==> flow/design.v <==
`timescale 1ns/1ns
module dma_ahb_fifo_sync_small
     #(parameter FDW =32,   
                 FAW =4,   
                 FULN=4)   
(
       input   wire           rst  
     , input   wire           clr  
     , input   wire           clk
     , output  wire           wr_rdy
     , input   wire           wr_vld
     , input   wire [FDW-1:0] wr_din
     , input   wire           rd_rdy
     , output  wire           rd_vld
     , output  wire [FDW-1:0] rd_dout
     , output  wire           full
     , output  wire           empty
     , output  wire           fullN   
     , output  wire           emptyN  
     , output  reg  [FAW:0]   rd_cnt  
     , output  wire [FAW:0]   wr_cnt  
);
   localparam FDT = 1<<FAW;
   reg  [FAW:0]   fifo_head;  
   reg  [FAW:0]   fifo_tail;  
   reg  [FAW:0]   next_tail;
   reg  [FAW:0]   next_head;
   wire [FAW-1:0] read_addr = (rd_vld&rd_rdy) ? next_head[FAW-1:0]
                                              : fifo_head[FAW-1:0];
   always @(posedge clk or posedge rst) begin
      if (rst) begin
          fifo_tail <= 0;
          next_tail <= 1;
      end else if (clr) begin
          fifo_tail <= 0;
          next_tail <= 1;
      end else begin
          if (!full && wr_vld) begin
              fifo_tail <= next_tail;
              next_tail <= next_tail + 1;
          end 
      end
   end
   always @(posedge clk or posedge rst) begin
      if (rst) begin
          fifo_head <= 0;
          next_head <= 1;
      end else if (clr) begin
          fifo_head <= 0;
          next_head <= 1;
      end else begin
          if (!empty && rd_rdy) begin
              fifo_head <= next_head;
              next_head <= next_head + 1;
          end
      end
   end
   assign  wr_cnt = FDT-rd_cnt;
   always @(posedge clk or posedge rst) begin
      if (rst) begin
         rd_cnt <= 0;
      end else if (clr) begin
         rd_cnt <= 0;
      end else begin
         if (wr_vld&&!full&&(!rd_rdy||(rd_rdy&&empty))) begin
             rd_cnt <= rd_cnt + 1;
         end else
         if (rd_rdy&&!empty&&(!wr_vld||(wr_vld&&full))) begin
             rd_cnt <= rd_cnt - 1;
         end
      end
   end
   assign rd_vld = ~empty;
   assign wr_rdy = ~full;
   assign empty  = (fifo_head == fifo_tail);
   assign full   = (rd_cnt>=FDT);
   assign fullN  = (rd_cnt>=(FDT-FULN));
   assign emptyN = (rd_cnt<=FULN);
   reg [FDW-1:0] Mem [0:FDT-1];
   assign rd_dout  = Mem[fifo_head[FAW-1:0]];
   always @(posedge clk) begin
       if (!full && wr_vld) begin
           Mem[fifo_tail[FAW-1:0]] <= wr_din;
       end
   end
endmodule
`timescale 1ns/1ns
module dma_ahb_csr #(parameter T_ADDR_WID=8)
(
       input   wire                   RESET_N
     , input   wire                   CLK
     , input   wire [T_ADDR_WID-1:0]  T_ADDR
     , input   wire                   T_WREN
     , input   wire                   T_RDEN
     , input   wire [31:0]            T_WDATA
     , output  reg  [31:0]            T_RDATA
     , output  wire                   IRQ
     , output  wire            DMA_EN
     , output  wire            DMA_GO
     , input   wire            DMA_BUSY
     , input   wire            DMA_DONE
     , output  wire  [31:0]    DMA_SRC
     , output  wire  [31:0]    DMA_DST
     , output  wire  [15:0]    DMA_BNUM  
     , output  wire  [ 4:0]    DMA_BURST  
);
   localparam CSRA_NAME0   = 8'h00,
              CSRA_NAME1   = 8'h04,
              CSRA_NAME2   = 8'h08,
              CSRA_NAME3   = 8'h0C,
              CSRA_COMP0   = 8'h10,
              CSRA_COMP1   = 8'h14,
              CSRA_COMP2   = 8'h18,
              CSRA_COMP3   = 8'h1C,
              CSRA_VERSION = 8'h20,
              CSRA_CONTROL = 8'h30,
              CSRA_NUM     = 8'h40,
              CSRA_SOURCE  = 8'h44,
              CSRA_DEST    = 8'h48;
   wire [31:0] csr_name0   = "DMA "; 
   wire [31:0] csr_name1   = "AHB "; 
   wire [31:0] csr_name2   = "    "; 
   wire [31:0] csr_name3   = "    "; 
   wire [31:0] csr_comp0   = "DYNA"; 
   wire [31:0] csr_comp1   = "LITH"; 
   wire [31:0] csr_comp2   = "    "; 
   wire [31:0] csr_comp3   = "    "; 
   wire [31:0] csr_version = 32'h20140429;
   reg         csr_ctl_en;  
   reg         csr_ctl_ip;  
   reg         csr_ctl_ie;  
   reg         csr_num_go;  
   reg  [ 4:0] csr_num_burst;  
   reg  [15:0] csr_num_byte;  
   reg  [31:0] csr_source;  
   reg  [31:0] csr_dest;  
   always @ (posedge CLK or negedge RESET_N) begin
   if (RESET_N==1'b0) begin
       T_RDATA <= 'h0;
   end else begin
      if (T_RDEN) begin
         case (T_ADDR) 
           CSRA_NAME0   : T_RDATA <= csr_name0  ;
           CSRA_NAME1   : T_RDATA <= csr_name1  ;
           CSRA_NAME2   : T_RDATA <= csr_name2  ;
           CSRA_NAME3   : T_RDATA <= csr_name3  ;
           CSRA_COMP0   : T_RDATA <= csr_comp0  ;
           CSRA_COMP1   : T_RDATA <= csr_comp1  ;
           CSRA_COMP2   : T_RDATA <= csr_comp2  ;
           CSRA_COMP3   : T_RDATA <= csr_comp3  ;
           CSRA_VERSION : T_RDATA <= csr_version;
           CSRA_CONTROL : T_RDATA <= {csr_ctl_en  
                                     ,29'h0       
                                     ,csr_ctl_ip  
                                     ,csr_ctl_ie  
                                     };
           CSRA_NUM     : T_RDATA <= {csr_num_go     
                                     ,DMA_BUSY       
                                     ,DMA_DONE       
                                     ,8'h0          
                                     ,csr_num_burst  
                                     ,csr_num_byte   
                                     };
           CSRA_SOURCE  : T_RDATA <= csr_source;
           CSRA_DEST    : T_RDATA <= csr_dest;
           default: begin
                    T_RDATA <=32'h0;
           end
         endcase
      end else T_RDATA <= 'h0;
   end  
   end  
   always @ (posedge CLK or negedge RESET_N) begin
   if (RESET_N==1'b0) begin
       csr_ctl_en    <= 1'b0;
       csr_num_burst <= 1'b1;
       csr_num_byte  <= 16'h0;
       csr_source    <= 32'h0;
       csr_dest      <= 32'h0;
   end else begin
      if (T_WREN) begin
         case (T_ADDR) 
           CSRA_CONTROL : csr_ctl_en  
                          <= T_WDATA[31];
           CSRA_NUM     : begin
                          csr_num_burst  
                          <= (T_WDATA[20:16]<4) ? 1
                           : (T_WDATA[20:16]<8) ? 4
                           : (T_WDATA[20:16]<16) ? 8
                           : 16;
                          csr_num_byte   
                          <= T_WDATA[15:0];
                          end
           CSRA_SOURCE  : csr_source <= T_WDATA;
           CSRA_DEST    : csr_dest <= T_WDATA;
         endcase
      end
   end  
   end  
   always @ (posedge CLK or negedge RESET_N) begin
   if (RESET_N==1'b0) begin
       csr_num_go <= 1'b0;  
   end else begin
       if (T_WREN&&(T_ADDR==CSRA_NUM)) begin
           csr_num_go  <= csr_ctl_en & T_WDATA[31];
       end else begin
           if (DMA_DONE) csr_num_go <= 1'b0;
       end
   end  
   end  
   always @ (posedge CLK or negedge RESET_N) begin
   if (RESET_N==1'b0) begin
       csr_ctl_ie <= 1'b0;  
       csr_ctl_ip <= 1'b0;  
   end else begin
       if (T_WREN&&(T_ADDR==CSRA_CONTROL)) begin
           csr_ctl_ie            <= T_WDATA[0];
           csr_ctl_ip            <= (T_WDATA[1]==1'b1) ? 1'b0 : csr_ctl_ip;
       end else begin
           if (csr_ctl_ie & DMA_GO & DMA_DONE)
               csr_ctl_ip <= 1'b1;
       end
   end  
   end  
   assign IRQ = csr_ctl_ip;
   assign DMA_EN = csr_ctl_en;
   assign DMA_GO = csr_ctl_en & csr_num_go;
   assign DMA_SRC = csr_source;
   assign DMA_DST = csr_dest;
   assign DMA_BNUM = csr_num_byte;
   assign DMA_BURST = csr_num_burst;
endmodule
`timescale  1ns/1ns
module dma_ahb_csr_ahb
(
       input   wire          HRESETn 
     , input   wire          HCLK
     , input   wire          HSEL
     , input   wire  [31:0]  HADDR
     , input   wire  [ 1:0]  HTRANS
     , input   wire          HWRITE
     , input   wire  [ 2:0]  HSIZE
     , input   wire  [ 2:0]  HBURST
     , input   wire  [31:0]  HWDATA
     , output  reg   [31:0]  HRDATA
     , output  wire  [ 1:0]  HRESP
     , input   wire          HREADYin
     , output  reg           HREADYout
     , output  wire          IRQ
     , output  wire          DMA_EN
     , output  wire          DMA_GO
     , input   wire          DMA_BUSY
     , input   wire          DMA_DONE
     , output  wire  [31:0]  DMA_SRC
     , output  wire  [31:0]  DMA_DST
     , output  wire  [15:0]  DMA_BNUM  
     , output  wire  [ 4:0]  DMA_BURST  
);
   assign HRESP = 2'b00;  
   localparam T_ADDR_WID = 8;
   reg  [T_ADDR_WID-1:0] T_ADDR;
   reg                   T_WREN;
   reg                   T_RDEN;
   reg  [31:0]           T_WDATA;  
   wire [31:0]           T_RDATA;  
   reg  [ 2:0]           T_SIZE;
   reg [2:0] state;
   localparam STH_IDLE   = 3'h0,
              STH_WRITE0 = 3'h1,
              STH_WRITE1 = 3'h2,
              STH_READ0  = 3'h3, 
              STH_READ1  = 3'h4;
   always @ (posedge HCLK or negedge HRESETn) begin
       if (HRESETn==0) begin
           HRDATA    <=  ~'h0;
           HREADYout <=  1'b1;
           T_ADDR    <=   'h0;
           T_WREN    <=  1'b0;
           T_RDEN    <=  1'b0;
           T_WDATA   <=  ~'h0;
           T_SIZE    <=  3'h0;
           state     <= STH_IDLE;
       end else begin  
           case (state)
           STH_IDLE: begin
                T_RDEN    <= 1'b0;
                T_WREN    <= 1'b0;
                if (HSEL && HREADYin) begin
                   case (HTRANS)
                   2'b00, 2'b01: begin  
                          HREADYout <= 1'b1;
                          T_RDEN    <= 1'b0;
                          T_WREN    <= 1'b0;
                          state     <= STH_IDLE;
                    end  
                   2'b10, 2'b11: begin  
                          HREADYout <= 1'b0;
                          T_ADDR    <= HADDR[T_ADDR_WID-1:0];
                          T_SIZE    <= HSIZE;
                          if (HWRITE) begin  
                              state  <= STH_WRITE0;
                          end else begin  
                              T_RDEN <= 1'b1;  
                              state  <= STH_READ0;
                          end
                    end  
                   endcase  
                end else begin 
                    T_WREN    <= 1'b0;
                    T_RDEN    <= 1'b0;
                    HREADYout <= 1'b1;
                end
                end  
           STH_WRITE0: begin
                     T_WREN    <= 1'b1;
                     T_WDATA   <= HWDATA;
                     HREADYout <= 1'b1;
                     state     <= STH_WRITE1;
                end  
           STH_WRITE1: begin
                     T_WREN    <= 1'b0;
                     T_WDATA   <= 32'b0;
                     HREADYout <= 1'b1;
                     state     <= STH_IDLE;
                end  
           STH_READ0: begin
                    T_RDEN    <= 1'b0;
                    state     <= STH_READ1;
                end  
           STH_READ1: begin
                    HREADYout <= 1'b1;
                    HRDATA    <= T_RDATA;
                    state     <= STH_IDLE;
                end  
           endcase  
       end  
   end  
   dma_ahb_csr #(.T_ADDR_WID(T_ADDR_WID))
   u_csr (
       .RESET_N   (HRESETn)
     , .CLK       (HCLK   )
     , .T_ADDR    (T_ADDR )
     , .T_WREN    (T_WREN )
     , .T_RDEN    (T_RDEN )
     , .T_WDATA   (T_WDATA)
     , .T_RDATA   (T_RDATA)
     , .IRQ       (IRQ    )
     , .DMA_EN    (DMA_EN   )
     , .DMA_GO    (DMA_GO   )
     , .DMA_BUSY  (DMA_BUSY )
     , .DMA_DONE  (DMA_DONE )
     , .DMA_SRC   (DMA_SRC  )
     , .DMA_DST   (DMA_DST  )
     , .DMA_BNUM  (DMA_BNUM ) 
     , .DMA_BURST (DMA_BURST) 
   );
endmodule
`timescale 1ns/1ns
module dma_ahb_master
(
       input   wire            HRESETn
     , input   wire            HCLK
     , output  reg             HBUSREQ
     , input   wire            HGRANT
     , output  reg   [31:0]    HADDR
     , output  reg   [ 1:0]    HTRANS
     , output  reg             HWRITE
     , output  reg   [ 2:0]    HSIZE
     , output  reg   [ 2:0]    HBURST
     , output  wire  [ 3:0]    HPROT
     , output  reg   [31:0]    HWDATA
     , input   wire  [31:0]    HRDATA
     , input   wire  [ 1:0]    HRESP
     , input   wire            HREADY
     , input   wire            DMA_EN
     , input   wire            DMA_GO
     , output  reg             DMA_BUSY
     , output  reg             DMA_DONE
     , input   wire  [31:0]    DMA_SRC
     , input   wire  [31:0]    DMA_DST
     , input   wire  [15:0]    DMA_BNUM  
     , input   wire  [ 4:0]    DMA_BURST  
);
   assign HPROT  = 4'b0011;
   reg [31:0] dma_rd_addr;
   reg [15:0] dma_rd_bnum;
   reg [ 4:0] dma_rd_burst;
   reg [31:0] dma_rd_data;
   reg [31:0] dma_wr_addr;
   reg [15:0] dma_wr_bnum;
   reg [ 4:0] dma_wr_burst;
   reg [31:0] dma_wr_data;
   reg        dma_wr_data_vld;
   reg [ 6:0] bnum;  
   reg         fifo_wr_vld;
   wire        fifo_wr_rdy;
   reg  [31:0] fifo_wr_dat;
   wire        fifo_rd_vld;
   reg         fifo_rd_rdy;
   wire [31:0] fifo_rd_dat;
   wire        fifo_empty ;
   wire        fifo_full  ;
   localparam ST_READY    = 'h0
            , ST_START    = 'h1
            , ST_RD_ARB_S = 'h2
            , ST_RD_S0    = 'h3
            , ST_RD_S1    = 'h4
            , ST_WR_ARB_S = 'h5
            , ST_WR_S0    = 'h6
            , ST_WR_S1    = 'h7
            , ST_RD_ARB_B = 'h8
            , ST_RD_B0    = 'h9
            , ST_RD_B1    = 'hA
            , ST_RD_B2    = 'hB
            , ST_WR_ARB_B = 'hC
            , ST_WR_B0    = 'hD
            , ST_CHECK    = 'hE
            , ST_DONE     = 'hF;
   reg [3:0] state;
   always @ (posedge HCLK or negedge HRESETn) begin
   if (HRESETn==1'b0) begin
       HBUSREQ         <=  1'b0;
       HADDR           <=~32'h0;
       HTRANS          <=  2'b0;
       HSIZE           <=  3'b0;
       HBURST          <=  3'b0;
       HWRITE          <=  1'b0;
       HWDATA          <=~32'h0;
       DMA_BUSY        <=  1'b0;
       DMA_DONE        <=  1'b0;
       dma_rd_addr     <=~32'h0;
       dma_rd_bnum     <= 16'h0;  
       dma_rd_burst    <=  5'h0;
       dma_rd_data     <=~32'h0;
       dma_wr_addr     <=~32'h0;
       dma_wr_bnum     <= 16'h0;  
       dma_wr_burst    <=  5'h0;
       dma_wr_data     <=~32'h0;
       dma_wr_data_vld <= 1'b0;
       bnum            <=  6'h0;  
       fifo_wr_vld     <=  1'b0;
       fifo_wr_dat     <= 32'h0;
       fifo_rd_rdy     <=  1'b0;
       state           <= ST_READY;
   end else if (DMA_EN==1'b0) begin
       HBUSREQ         <=  1'b0;
       HADDR           <=~32'h0;
       HTRANS          <=  2'b0;
       HSIZE           <=  3'b0;
       HBURST          <=  3'b0;
       HWRITE          <=  1'b0;
       HWDATA          <=~32'h0;
       DMA_BUSY        <=  1'b0;
       DMA_DONE        <=  1'b0;
       dma_rd_addr     <=~32'h0;
       dma_rd_bnum     <= 16'h0;  
       dma_rd_burst    <=  5'h0;
       dma_rd_data     <=~32'h0;
       dma_wr_addr     <=~32'h0;
       dma_wr_bnum     <= 16'h0;  
       dma_wr_burst    <=  5'h0;
       dma_wr_data     <=~32'h0;
       dma_wr_data_vld <= 1'b0;
       bnum            <=  6'h0;  
       fifo_wr_vld     <=  1'b0;
       fifo_wr_dat     <= 32'h0;
       fifo_rd_rdy     <=  1'b0;
       state           <= ST_READY;
   end else begin
   case (state)
   ST_READY: begin
      if ((DMA_GO==1'b1)&&(DMA_BNUM>0)&&(DMA_BURST>0)) begin
          DMA_BUSY     <= 1'b1;
          DMA_DONE     <= 1'b0;
          dma_rd_addr  <= DMA_SRC;
          dma_rd_bnum  <= DMA_BNUM;
          dma_rd_burst <=  5'h0;
          dma_wr_addr  <= DMA_DST;
          dma_wr_bnum  <= DMA_BNUM;
          dma_wr_burst <=  5'h0;
          bnum         <=  6'h0;
          HBUSREQ      <=  1'b1;  
          state        <= ST_START;
      end
      end  
   ST_START: begin
      HBUSREQ <= 1'b1;
      if ( (DMA_BURST==5'h1)||          
           (dma_rd_addr[1:0]!=2'b00)||  
           (dma_rd_bnum<4)||            
           (dma_rd_bnum<(DMA_BURST<<2))) begin
           bnum  <= (dma_rd_addr[1:0]!=2'b00) ? 1
                  : (dma_rd_bnum<4) ? 1
                  : 4;
           state <= ST_RD_ARB_S;
      end else begin
           bnum  <= 4;
           state <= ST_RD_ARB_B;
      end
      end  
   ST_RD_ARB_S: begin
      if (HGRANT&HREADY) begin
          HBUSREQ <= 1'b0;
          HADDR   <= dma_rd_addr;
          HSIZE   <= (bnum==1'b1) ? 3'b000 : 3'b010;  
          HTRANS  <= 2'b10;   
          HBURST  <= 3'b000;  
          state   <= ST_RD_S0;
      end
      end  
   ST_RD_S0: begin
      if (HREADY==1'b1) begin
          HTRANS  <= 2'b00;  
          state   <= ST_RD_S1;
      end
      end  
   ST_RD_S1: begin
      if (HREADY==1'b1) begin
          dma_rd_addr   <= dma_rd_addr + bnum;
          dma_rd_bnum   <= dma_rd_bnum - bnum;
          dma_rd_data   <= HRDATA;
          HBUSREQ       <= 1'b1;
          state         <= ST_WR_ARB_S;
      end
      end  
   ST_WR_ARB_S: begin
      if (HGRANT&HREADY) begin
          HBUSREQ  <= 1'b0;
          HADDR    <= dma_wr_addr;
          HWRITE   <= 1'b1;
          HSIZE   <= (bnum==1'b1) ? 3'b000 : 3'b010;  
          HTRANS   <= 2'b10;  
          HBURST   <= 3'b000;  
          state    <= ST_WR_S0;
      end
      end  
   ST_WR_S0: begin
      if (HREADY==1'b1) begin
          HTRANS      <= 2'b00;  
          HWRITE      <= 1'b0;
          HWDATA      <= dma_rd_data;
          dma_wr_addr <= dma_wr_addr + bnum;
          dma_wr_bnum <= dma_wr_bnum - bnum;
          state       <= ST_WR_S1;
      end
      end  
   ST_WR_S1: begin
      if (HREADY==1'b1) begin
          state       <= ST_CHECK;
      end
      end  
   ST_RD_ARB_B: begin
      if (HGRANT&HREADY) begin
          HADDR   <= dma_rd_addr;
          HSIZE   <= 3'b010;  
          HTRANS  <= 2'b10;   
          case (DMA_BURST)
           4: HBURST <= 3'b011;  
           8: HBURST <= 3'b101;  
          16: HBURST <= 3'b111;  
          default: HBURST <= 3'b001;  
          endcase
          dma_rd_addr  <= dma_rd_addr + bnum;
          dma_rd_burst <= dma_rd_burst + 1;
          state        <= ST_RD_B0;
      end
      end  
   ST_RD_B0: begin
      if (HREADY==1'b1) begin
          if (dma_rd_burst<DMA_BURST) begin
              HADDR        <= dma_rd_addr;
              HTRANS       <= 2'b11;   
              dma_rd_addr  <= dma_rd_addr + bnum;
              dma_rd_burst <= dma_rd_burst + 1;
          end else begin
              HBUSREQ     <= 1'b0;
              HTRANS      <= 2'b00;   
          end
          state <= ST_RD_B1;
      end
      end  
   ST_RD_B1: begin
      if (HREADY==1'b1) begin
          dma_rd_bnum <= dma_rd_bnum - bnum;
          fifo_wr_vld <= 1'b1;
          fifo_wr_dat <= HRDATA;
          if (dma_rd_burst<DMA_BURST) begin
              HADDR        <= dma_rd_addr;
              HTRANS       <= 2'b11;   
              dma_rd_addr  <= dma_rd_addr + bnum;
              dma_rd_burst <= dma_rd_burst + 1;
          end else begin
              HTRANS      <= 2'b00;   
          end
          if (dma_rd_burst==(DMA_BURST-2)) begin
              HBUSREQ     <= 1'b0;
          end
          if (dma_rd_burst==DMA_BURST) begin
              state   <= ST_RD_B2;
          end
      end else begin
          fifo_wr_vld <= 1'b0;
      end
      end  
   ST_RD_B2: begin
      if (HREADY==1'b1) begin
          dma_rd_bnum <= dma_rd_bnum - bnum;
          fifo_wr_vld <= 1'b1;
          fifo_wr_dat <= HRDATA;
          HBUSREQ <= 1'b1;
          state   <= ST_WR_ARB_B;
      end else begin
          fifo_wr_vld <= 1'b0;
      end
      end  
   ST_WR_ARB_B: begin
      fifo_wr_vld <= 1'b0;
      if (HGRANT&HREADY) begin
          HADDR   <= dma_wr_addr;
          HWRITE  <= 1'b1;
          HSIZE   <= 3'b010;  
          HTRANS  <= 2'b10;   
          case (DMA_BURST)
           4: HBURST <= 3'b011;  
           8: HBURST <= 3'b101;  
          16: HBURST <= 3'b111;  
          default: HBURST <= 3'b001;  
          endcase
          dma_wr_addr  <= dma_wr_addr + bnum;
          dma_wr_burst <= dma_wr_burst + 1;
          fifo_rd_rdy  <= 1'b1;
          state        <= ST_WR_B0;
      end
      end  
   ST_WR_B0: begin
      if (HREADY==1'b1) begin
          HWDATA          <= (dma_wr_data_vld) ? dma_wr_data : fifo_rd_dat;
          dma_wr_data_vld <= 1'b0;
          fifo_rd_rdy     <= 1'b1;
          dma_wr_bnum     <= dma_wr_bnum - bnum;
          if (dma_wr_burst<DMA_BURST) begin
              HADDR        <= dma_wr_addr;
              HTRANS       <= 2'b11;   
              dma_wr_addr  <= dma_wr_addr + bnum;
              dma_wr_burst <= dma_wr_burst + 1;
          end else begin
              HWRITE  <= 1'b0;
              HTRANS  <= 2'b00;   
          end
          if (dma_wr_burst==(DMA_BURST-2)) begin
              HBUSREQ <= 1'b0;
          end 
          if (dma_wr_burst==DMA_BURST) begin
              fifo_rd_rdy <= 1'b0;
              state       <= ST_CHECK;
          end
      end else begin
          fifo_rd_rdy     <= 1'b0;
          dma_wr_data_vld <= 1'b1;
          dma_wr_data     <= (dma_wr_data_vld) ? dma_wr_data : fifo_rd_dat;
      end
      end  
   ST_CHECK: begin
      fifo_rd_rdy <= 1'b0;
      if (HREADY==1'b0) begin
      end else if (dma_rd_bnum>0) begin
         HBUSREQ      <= 1'b1;
         dma_rd_burst <= 5'h0;
         dma_wr_burst <= 5'h0;
         state        <= ST_START;
      end else begin
         DMA_BUSY <= 1'b0;
         DMA_DONE <= 1'b1;
         state    <= ST_DONE;
      end
      end  
   ST_DONE: begin
      if (DMA_GO==1'b0) begin
         DMA_DONE <= 1'b0;
         state    <= ST_READY;
      end
      end  
   endcase
   end  
   end  
   dma_ahb_fifo_sync_small
   u_fifo (
       .rst     (~HRESETn   ) 
     , .clr     (1'b0       ) 
     , .clk     (HCLK       )
     , .wr_rdy  (fifo_wr_rdy)
     , .wr_vld  (fifo_wr_vld)
     , .wr_din  (fifo_wr_dat)
     , .rd_rdy  (fifo_rd_rdy)
     , .rd_vld  (fifo_rd_vld)
     , .rd_dout (fifo_rd_dat)
     , .full    (fifo_full  )
     , .empty   (fifo_empty )
     , .fullN   () 
     , .emptyN  () 
     , .rd_cnt  () 
     , .wr_cnt  () 
   );
endmodule
`timescale 1ns/1ns
module dma_ahb_simple
(
       input   wire          HRESETn
     , input   wire          HCLK
     , input   wire          S_HSEL
     , input   wire  [31:0]  S_HADDR
     , input   wire  [ 1:0]  S_HTRANS
     , input   wire          S_HWRITE
     , input   wire  [ 2:0]  S_HSIZE
     , input   wire  [ 2:0]  S_HBURST
     , input   wire  [31:0]  S_HWDATA
     , output  wire  [31:0]  S_HRDATA
     , output  wire  [ 1:0]  S_HRESP
     , input   wire          S_HREADYin
     , output  wire          S_HREADYout
     , output  wire          IRQ
     , output  wire          M_HBUSREQ
     , input   wire          M_HGRANT
     , output  wire  [31:0]  M_HADDR
     , output  wire  [ 1:0]  M_HTRANS
     , output  wire          M_HWRITE
     , output  wire  [ 2:0]  M_HSIZE
     , output  wire  [ 2:0]  M_HBURST
     , output  wire  [ 3:0]  M_HPROT
     , output  wire  [31:0]  M_HWDATA
     , input   wire  [31:0]  M_HRDATA
     , input   wire  [ 1:0]  M_HRESP
     , input   wire          M_HREADY
);
   wire            DMA_EN   ;  
   wire            DMA_GO   ;
   wire            DMA_BUSY ;
   wire            DMA_DONE ;
   wire  [31:0]    DMA_SRC  ;  
   wire  [31:0]    DMA_DST  ;  
   wire  [15:0]    DMA_BNUM ;  
   wire  [ 4:0]    DMA_BURST;  
   dma_ahb_csr_ahb
   u_csr (
       .HRESETn   (HRESETn    )
     , .HCLK      (HCLK       )
     , .HSEL      (S_HSEL     )
     , .HADDR     (S_HADDR    )
     , .HTRANS    (S_HTRANS   )
     , .HWRITE    (S_HWRITE   )
     , .HSIZE     (S_HSIZE    )
     , .HBURST    (S_HBURST   )
     , .HWDATA    (S_HWDATA   )
     , .HRDATA    (S_HRDATA   )
     , .HRESP     (S_HRESP    )
     , .HREADYin  (S_HREADYin )
     , .HREADYout (S_HREADYout)
     , .IRQ       (IRQ        )
     , .DMA_EN    (DMA_EN     )
     , .DMA_GO    (DMA_GO     )
     , .DMA_BUSY  (DMA_BUSY   )
     , .DMA_DONE  (DMA_DONE   )
     , .DMA_SRC   (DMA_SRC    )
     , .DMA_DST   (DMA_DST    )
     , .DMA_BNUM  (DMA_BNUM   )
     , .DMA_BURST (DMA_BURST  )
   );
   dma_ahb_master
   u_master (
       .HRESETn   (HRESETn    )
     , .HCLK      (HCLK       )
     , .HBUSREQ   (M_HBUSREQ  )
     , .HGRANT    (M_HGRANT   )
     , .HADDR     (M_HADDR    )
     , .HTRANS    (M_HTRANS   )
     , .HWRITE    (M_HWRITE   )
     , .HSIZE     (M_HSIZE    )
     , .HBURST    (M_HBURST   )
     , .HPROT     (M_HPROT    )
     , .HWDATA    (M_HWDATA   )
     , .HRDATA    (M_HRDATA   )
     , .HRESP     (M_HRESP    )
     , .HREADY    (M_HREADY   )
     , .DMA_EN    (DMA_EN     )
     , .DMA_GO    (DMA_GO     )
     , .DMA_BUSY  (DMA_BUSY   )
     , .DMA_DONE  (DMA_DONE   )
     , .DMA_SRC   (DMA_SRC    )
     , .DMA_DST   (DMA_DST    )
     , .DMA_BNUM  (DMA_BNUM   )
     , .DMA_BURST (DMA_BURST  )
   );
endmodule
Step by step through the tools: dma_ahb_simple --
The steps from the RTL of dma_ahb_simple to its reports follow in flow order. Lines are those of the file above, counted from 1. Library cell names are shortened. A cell with - has no value.
Design: top dma_ahb_simple, clock port HCLK, library sky130hd, corner tt_025C_1v80

Word-level counts --
Counts by Yosys on the flattened word-level netlist (proc, flatten, opt, wreduce; memories kept). Register bits leave out memories and registers merged into their read ports (data or address). Print and check cells are left out. Cells with the same type and inputs are merged into one. Memory sizes are those after Yosys's memory passes, which may raise the word count (mostly to a power of two), join words into wider ones and drop unused or constant bits.
Cells by class: add/subtract/negate cells 10, $mul 0, divide/modulo/power cells 0, magnitude comparators 11, eq/ne operators 103, shift operators 0, multiplexer cells 164, bitwise gates (word level) 5, reductions and logical operators 75
Operators with widths (count):
- two-way mux 32 bit | 33
- parallel mux 32 bit (select 4 bit) | 3
- parallel mux 32 bit (select 10 bit) | 1
- parallel mux 32 bit (select 2 bit) | 2
- two-way mux 4 bit | 21
- two-way mux 5 bit | 16
- adder 32 x 7 -> 32 bit | 2
- == test 5 x 32 -> 1 bit | 2
- parallel mux 4 bit (select 16 bit) | 1
- != test 3 bit (second input constant) | 18
- != test 3 x 2 -> 1 bit (second input constant) | 17
- two-way mux 16 bit | 3
- two-way mux 1 bit | 43
- parallel mux 5 bit (select 4 bit) | 2
- > comparator 16 x 1 -> 1 bit (second input constant) | 2
- == test 4 bit (second input constant) | 8
- == test 8 x 5 -> 1 bit (second input constant) | 4
- parallel mux 16 bit (select 2 bit) | 1
- two-way mux 7 bit | 4
- adder 5 x 1 -> 5 bit (second input constant) | 5
- != test 5 x 1 -> 1 bit (second input constant) | 5
- OR reduction 2 bit | 12
- == test 8 x 7 -> 1 bit (second input constant) | 3
- two-way mux 3 bit | 8
- AND reduction 2 bit | 11
- AND reduction 7 bit | 3
- AND reduction 18 bit | 1
- parallel mux 3 bit (select 2 bit) | 3
Other operator kinds: 62; their cells: 134.
Bit counts: bits in registers 500, bits in latches 0, memory bits (writable) 512, ROM bits 0, clocked read ports x word width 0, memories kept 1, input port bits 113, output and inout port bits 114
Memory list:
- u_master.u_fifo.Mem | depth 16, width 32, rd ports 1, write ports 1, RTL line 79 | reg [FDW-1:0] Mem [0:FDT-1];

Depth --
Yosys ltp: most cells in a row. Word level: on the elaborated netlist, between registers, memories and ports. Mapped: between sequential cells and ports; inverters and the memories' decode and read muxes count.
Depth: word-level depth 7, ABC_AREA 0, mapped depth 13

Netlist --
Source: synth_stat.txt of the flow (Yosys; design flattened, memories mapped). It holds for the ABC_AREA given above (unset counts as 0); a run with the other value may have another netlist. Totals and module areas in this step are rounded.
Synthesis totals: standard cells after synthesis 3161, cell area after synthesis 44000 um^2, area of sequential cells 28000 um^2, mapped flip-flops 1018, buffer cells 220
Cell types (count):
- edfxtp_1 | 512
- dfstp_2 | 262
- dfrtp_1 | 244
- mux4_2 | 92
- mux2i_1 | 180
- mux2_2 | 138
- a21oi_1 | 173
- nor2_1 | 226
- nand2_1 | 218
- o21ai_0 | 125
- clkbuf_1 | 165
- o22a_1 | 50
- a31oi_1 | 68
- ha_1 | 30
- nand3_1 | 68
- a22o_1 | 34
- a22oi_1 | 37
- o22ai_1 | 44
Not listed: further types 67, cells in them 495. The figures by module come from a second, unflattened synthesis with its own total; it is not the netlist above.
Second synthesis, totals: cell total of the unflattened synthesis 3159, area total of the unflattened synthesis 45000 um^2
Each row is one instance without its submodules.
By module:
- dma_ahb_fifo_sync_small | times used 1, cells 884, area 21000 um^2, seq. area 16000 um^2
- dma_ahb_master | times used 1, cells 1634, area 15000 um^2, seq. area 7300 um^2
- dma_ahb_csr (T_ADDR_WID=8) | times used 1, cells 428, area 5400 um^2, seq. area 3000 um^2
- dma_ahb_csr_ahb | times used 1, cells 213, area 3200 um^2, seq. area 2100 um^2
- dma_ahb_simple | times used 1, cells 0, area 0.0 um^2, seq. area 0.0 um^2

Worst setup path after synthesis --
Path of least setup slack by OpenSTA after synthesis, without wires, with an ideal clock, recovery checks aside; 20% of the period is set as input and as output delay. Where synthesis merged equal registers, the netlist keeps one of their names.
Timing path post-synthesis: path kind reg2reg, start register u_master.u_fifo.rd_cnt[4], end memory u_master.u_fifo.Mem[12][0], clock period 4.5 ns, setup time 0.461 ns, launch time at the first pin 0.000 ns, arrival time 3.250 ns, data required time 4.039 ns, slack 0.789 ns, path delay 3.711 ns, stages 6, buffers on the path 1, synthesis period reached 3.711 ns
"path delay" is the arrival time less input delay plus setup time. "stages" counts driving pins, that of a launching flip-flop among them; a cell with two outputs on the path counts twice. "synthesis period reached" is the clock period less the worst setup slack; recovery checks do not enter. This is arithmetic on one report: input and output delays are still those of the set period (20% each). Between the ends stands the longest chain of elaborated cells between them, by number of cells; it is not shown to be the way that was timed. Of several equally long chains one is given. Each line given opens the expression or statement behind the cell; cells for indexed reads and writes are added by Yosys, which also makes memories of some case tables. At most two assigning lines are given for a register; there are more. Only ways into the end's enable, where the timed path ends, are counted here.
On the way, post-synthesis: cell sequence dfrtp_1 > nand2b_1 > inv_1 > clkbuf_1 > nand3_1 > nor3_1, length of the longest elaborated chain 4, elaborated cells between the ends (all ways) 5, those cells by class compare (1); mux (2); reduce/logical (2)
Ends and longest elaborated chain, post-synthesis:
- from (decl) | RTL line 20 | , output  reg  [FAW:0]   rd_cnt
- from (assign) | RTL line 66 | rd_cnt <= rd_cnt + 1;
- from (assign) | RTL line 69 | rd_cnt <= rd_cnt - 1;
- >= comparator 5 bit | RTL line 76 | assign full   = (rd_cnt>=FDT);
- logical NOT 1 bit | RTL line 82 | if (!full && wr_vld) begin
- logical AND 1 bit | RTL line 82
- two-way mux 4 bit | RTL line 82
- to (decl) | RTL line 79 | reg [FDW-1:0] Mem [0:FDT-1];

Worst path after layout --
From the final timing report of run 1: the path of least setup slack in the routed layout; clock arrival at registers is part of the times.
Timing path after layout: path kind reg2reg, start register u_master.u_fifo.fifo_head[0], end register u_master.HWDATA[8], clock period 4.5 ns, setup time 0.07 ns, launch time at the first pin 0.74 ns, arrival time 4.26 ns, data required time 5.17 ns, slack 0.91 ns, stages 7, buffers on the path 0
Between the ends stands the longest chain of elaborated cells between them, by number of cells; it is not shown to be the way that was timed. Of several equally long chains one is given. A memory read counts as a cell of the chain, while the word-level depth stops at memories. At most two assigning lines are given for a register; there are more.
On the way, after layout: cell sequence dfrtp_4 > nor2b_1 > a21oi_1 > a32o_1 > a221oi_1 > a211oi_1 > a211o_1, length of the longest elaborated chain 5, elaborated cells between the ends (all ways) 5, those cells by class mux (4); memory (1)
Ends and longest elaborated chain, after layout:
- from (decl) | RTL line 24 | reg  [FAW:0]   fifo_head;
- from (assign) | RTL line 46 | fifo_head <= 0;
- from (assign) | RTL line 53 | fifo_head <= next_head;
- memory (16 x 32 bit) | RTL line 79 | reg [FDW-1:0] Mem [0:FDT-1];
- two-way mux 32 bit | RTL line 637 | HWDATA          <= (dma_wr_data_vld) ? dma_wr_data : fifo_rd_dat;
- two-way mux 32 bit | RTL line 636 | if (HREADY==1'b1) begin
- parallel mux 32 bit (select 2 bit) | RTL line 470 | case (state)
- two-way mux 32 bit | RTL line 445 | end else if (DMA_EN==1'b0) begin
- to (assign) | RTL line 428 | HWDATA          <=~32'h0;
- to (assign) | RTL line 452 | HWDATA          <=~32'h0;
- to (decl) | RTL line 371 | , output  reg   [31:0]    HWDATA

Data sheet: physical implementation of dma_ahb_simple

6 stored runs of dma_ahb_simple in the flow (synthesis by Yosys, layout by OpenROAD, sky130hd cells), in arbitrary order. Constraints: input delay and output delay 20% of the set period each, output load 0.01 pF.
"clock period achieved": clock period set for the run, less the worst setup slack. It is reckoned from that one timing run; input and output delays stay at 20% of the period that was set.
"total power of the final layout" is the tool's figure for a default switching activity; nothing was simulated.
The results are shown rounded.

* Run 1 | settings: CELL_PAD_IN_SITES_DETAIL_PLACEMENT 2; CTS_CLUSTER_DIAMETER 366; MAX_ROUTING_LAYER met4; period_ns 4.5; CAP_MARGIN 20; CORE_MARGIN 2; CORE_UTILIZATION 40; SLEW_MARGIN 20 | results: area of the synthesized netlist 44000 um^2; worst setup slack after layout 0.91 ns; total negative setup slack 0.000 ns; total power of the final layout 0.019 W; clock period achieved 3.588 ns; die outline area 110000 um^2; standard-cell area after layout 51000 um^2
* Run 2 | settings: ABC_AREA 1; CELL_PAD_IN_SITES_DETAIL_PLACEMENT 2; CORE_ASPECT_RATIO 0.97; CTS_CLUSTER_DIAMETER 366; GPL_ROUTABILITY_DRIVEN 0; MAX_ROUTING_LAYER met4; period_ns 4.5; CAP_MARGIN 20; CORE_MARGIN 2; CORE_UTILIZATION 40; SLEW_MARGIN 20 | no final report: routing broke off with ODB-0269
* Run 3 | settings: CORE_UTILIZATION 39; period_ns 3.35; CAP_MARGIN 20; CORE_MARGIN 2; SLEW_MARGIN 20 | results: area of the synthesized netlist 44000 um^2; worst setup slack after layout 0.32 ns; total negative setup slack 0.000 ns; total power of the final layout 0.025 W; clock period achieved 3.034 ns; die outline area 110000 um^2; standard-cell area after layout 51000 um^2
* Run 4 | settings: ABC_AREA 1; CAP_MARGIN 40; CELL_PAD_IN_SITES_GLOBAL_PLACEMENT 3; CORE_UTILIZATION 34; GPL_ROUTABILITY_DRIVEN 1; GPL_TIMING_DRIVEN 1; PLACE_DENSITY 0.78; period_ns 5.76; CORE_MARGIN 2; SLEW_MARGIN 20 | results: area of the synthesized netlist 47000 um^2; worst setup slack after layout 2.4 ns; total negative setup slack 0.000 ns; total power of the final layout 0.016 W; clock period achieved 3.356 ns; die outline area 140000 um^2; standard-cell area after layout 55000 um^2
* Run 5 | settings: ABC_AREA 1; CAP_MARGIN 0; CELL_PAD_IN_SITES_GLOBAL_PLACEMENT 2; CORE_ASPECT_RATIO 1.2; CORE_MARGIN 6; CORE_UTILIZATION 48; CTS_CLUSTER_DIAMETER 42; CTS_CLUSTER_SIZE 48; GPL_ROUTABILITY_DRIVEN 1; GPL_TIMING_DRIVEN 1; HOLD_SLACK_MARGIN 0.29; MAX_ROUTING_LAYER met4; PLACE_DENSITY_LB_ADDON 0.0; SETUP_SLACK_MARGIN 0.68; SLEW_MARGIN 5; period_ns 3.21 | results: area of the synthesized netlist 47000 um^2; worst setup slack after layout 0.73 ns; total negative setup slack 0.000 ns; total power of the final layout 0.031 W; clock period achieved 2.479 ns; die outline area 110000 um^2; standard-cell area after layout 56000 um^2
* Run 6 | settings: ABC_AREA 1; CAP_MARGIN 25; CELL_PAD_IN_SITES_DETAIL_PLACEMENT 2; CELL_PAD_IN_SITES_GLOBAL_PLACEMENT 2; CORE_ASPECT_RATIO 0.52; CTS_CLUSTER_DIAMETER 366; GPL_ROUTABILITY_DRIVEN 0; HOLD_SLACK_MARGIN 0.13; MAX_ROUTING_LAYER met4; MIN_ROUTING_LAYER met1; PLACE_DENSITY_LB_ADDON 0.05; SETUP_SLACK_MARGIN 0.36; period_ns 4.5; CORE_MARGIN 2; CORE_UTILIZATION 40; SLEW_MARGIN 20 | results: area of the synthesized netlist 47000 um^2; worst setup slack after layout 0.98 ns; total negative setup slack 0.000 ns; total power of the final layout 0.02 W; clock period achieved 3.523 ns; die outline area 120000 um^2; standard-cell area after layout 55000 um^2
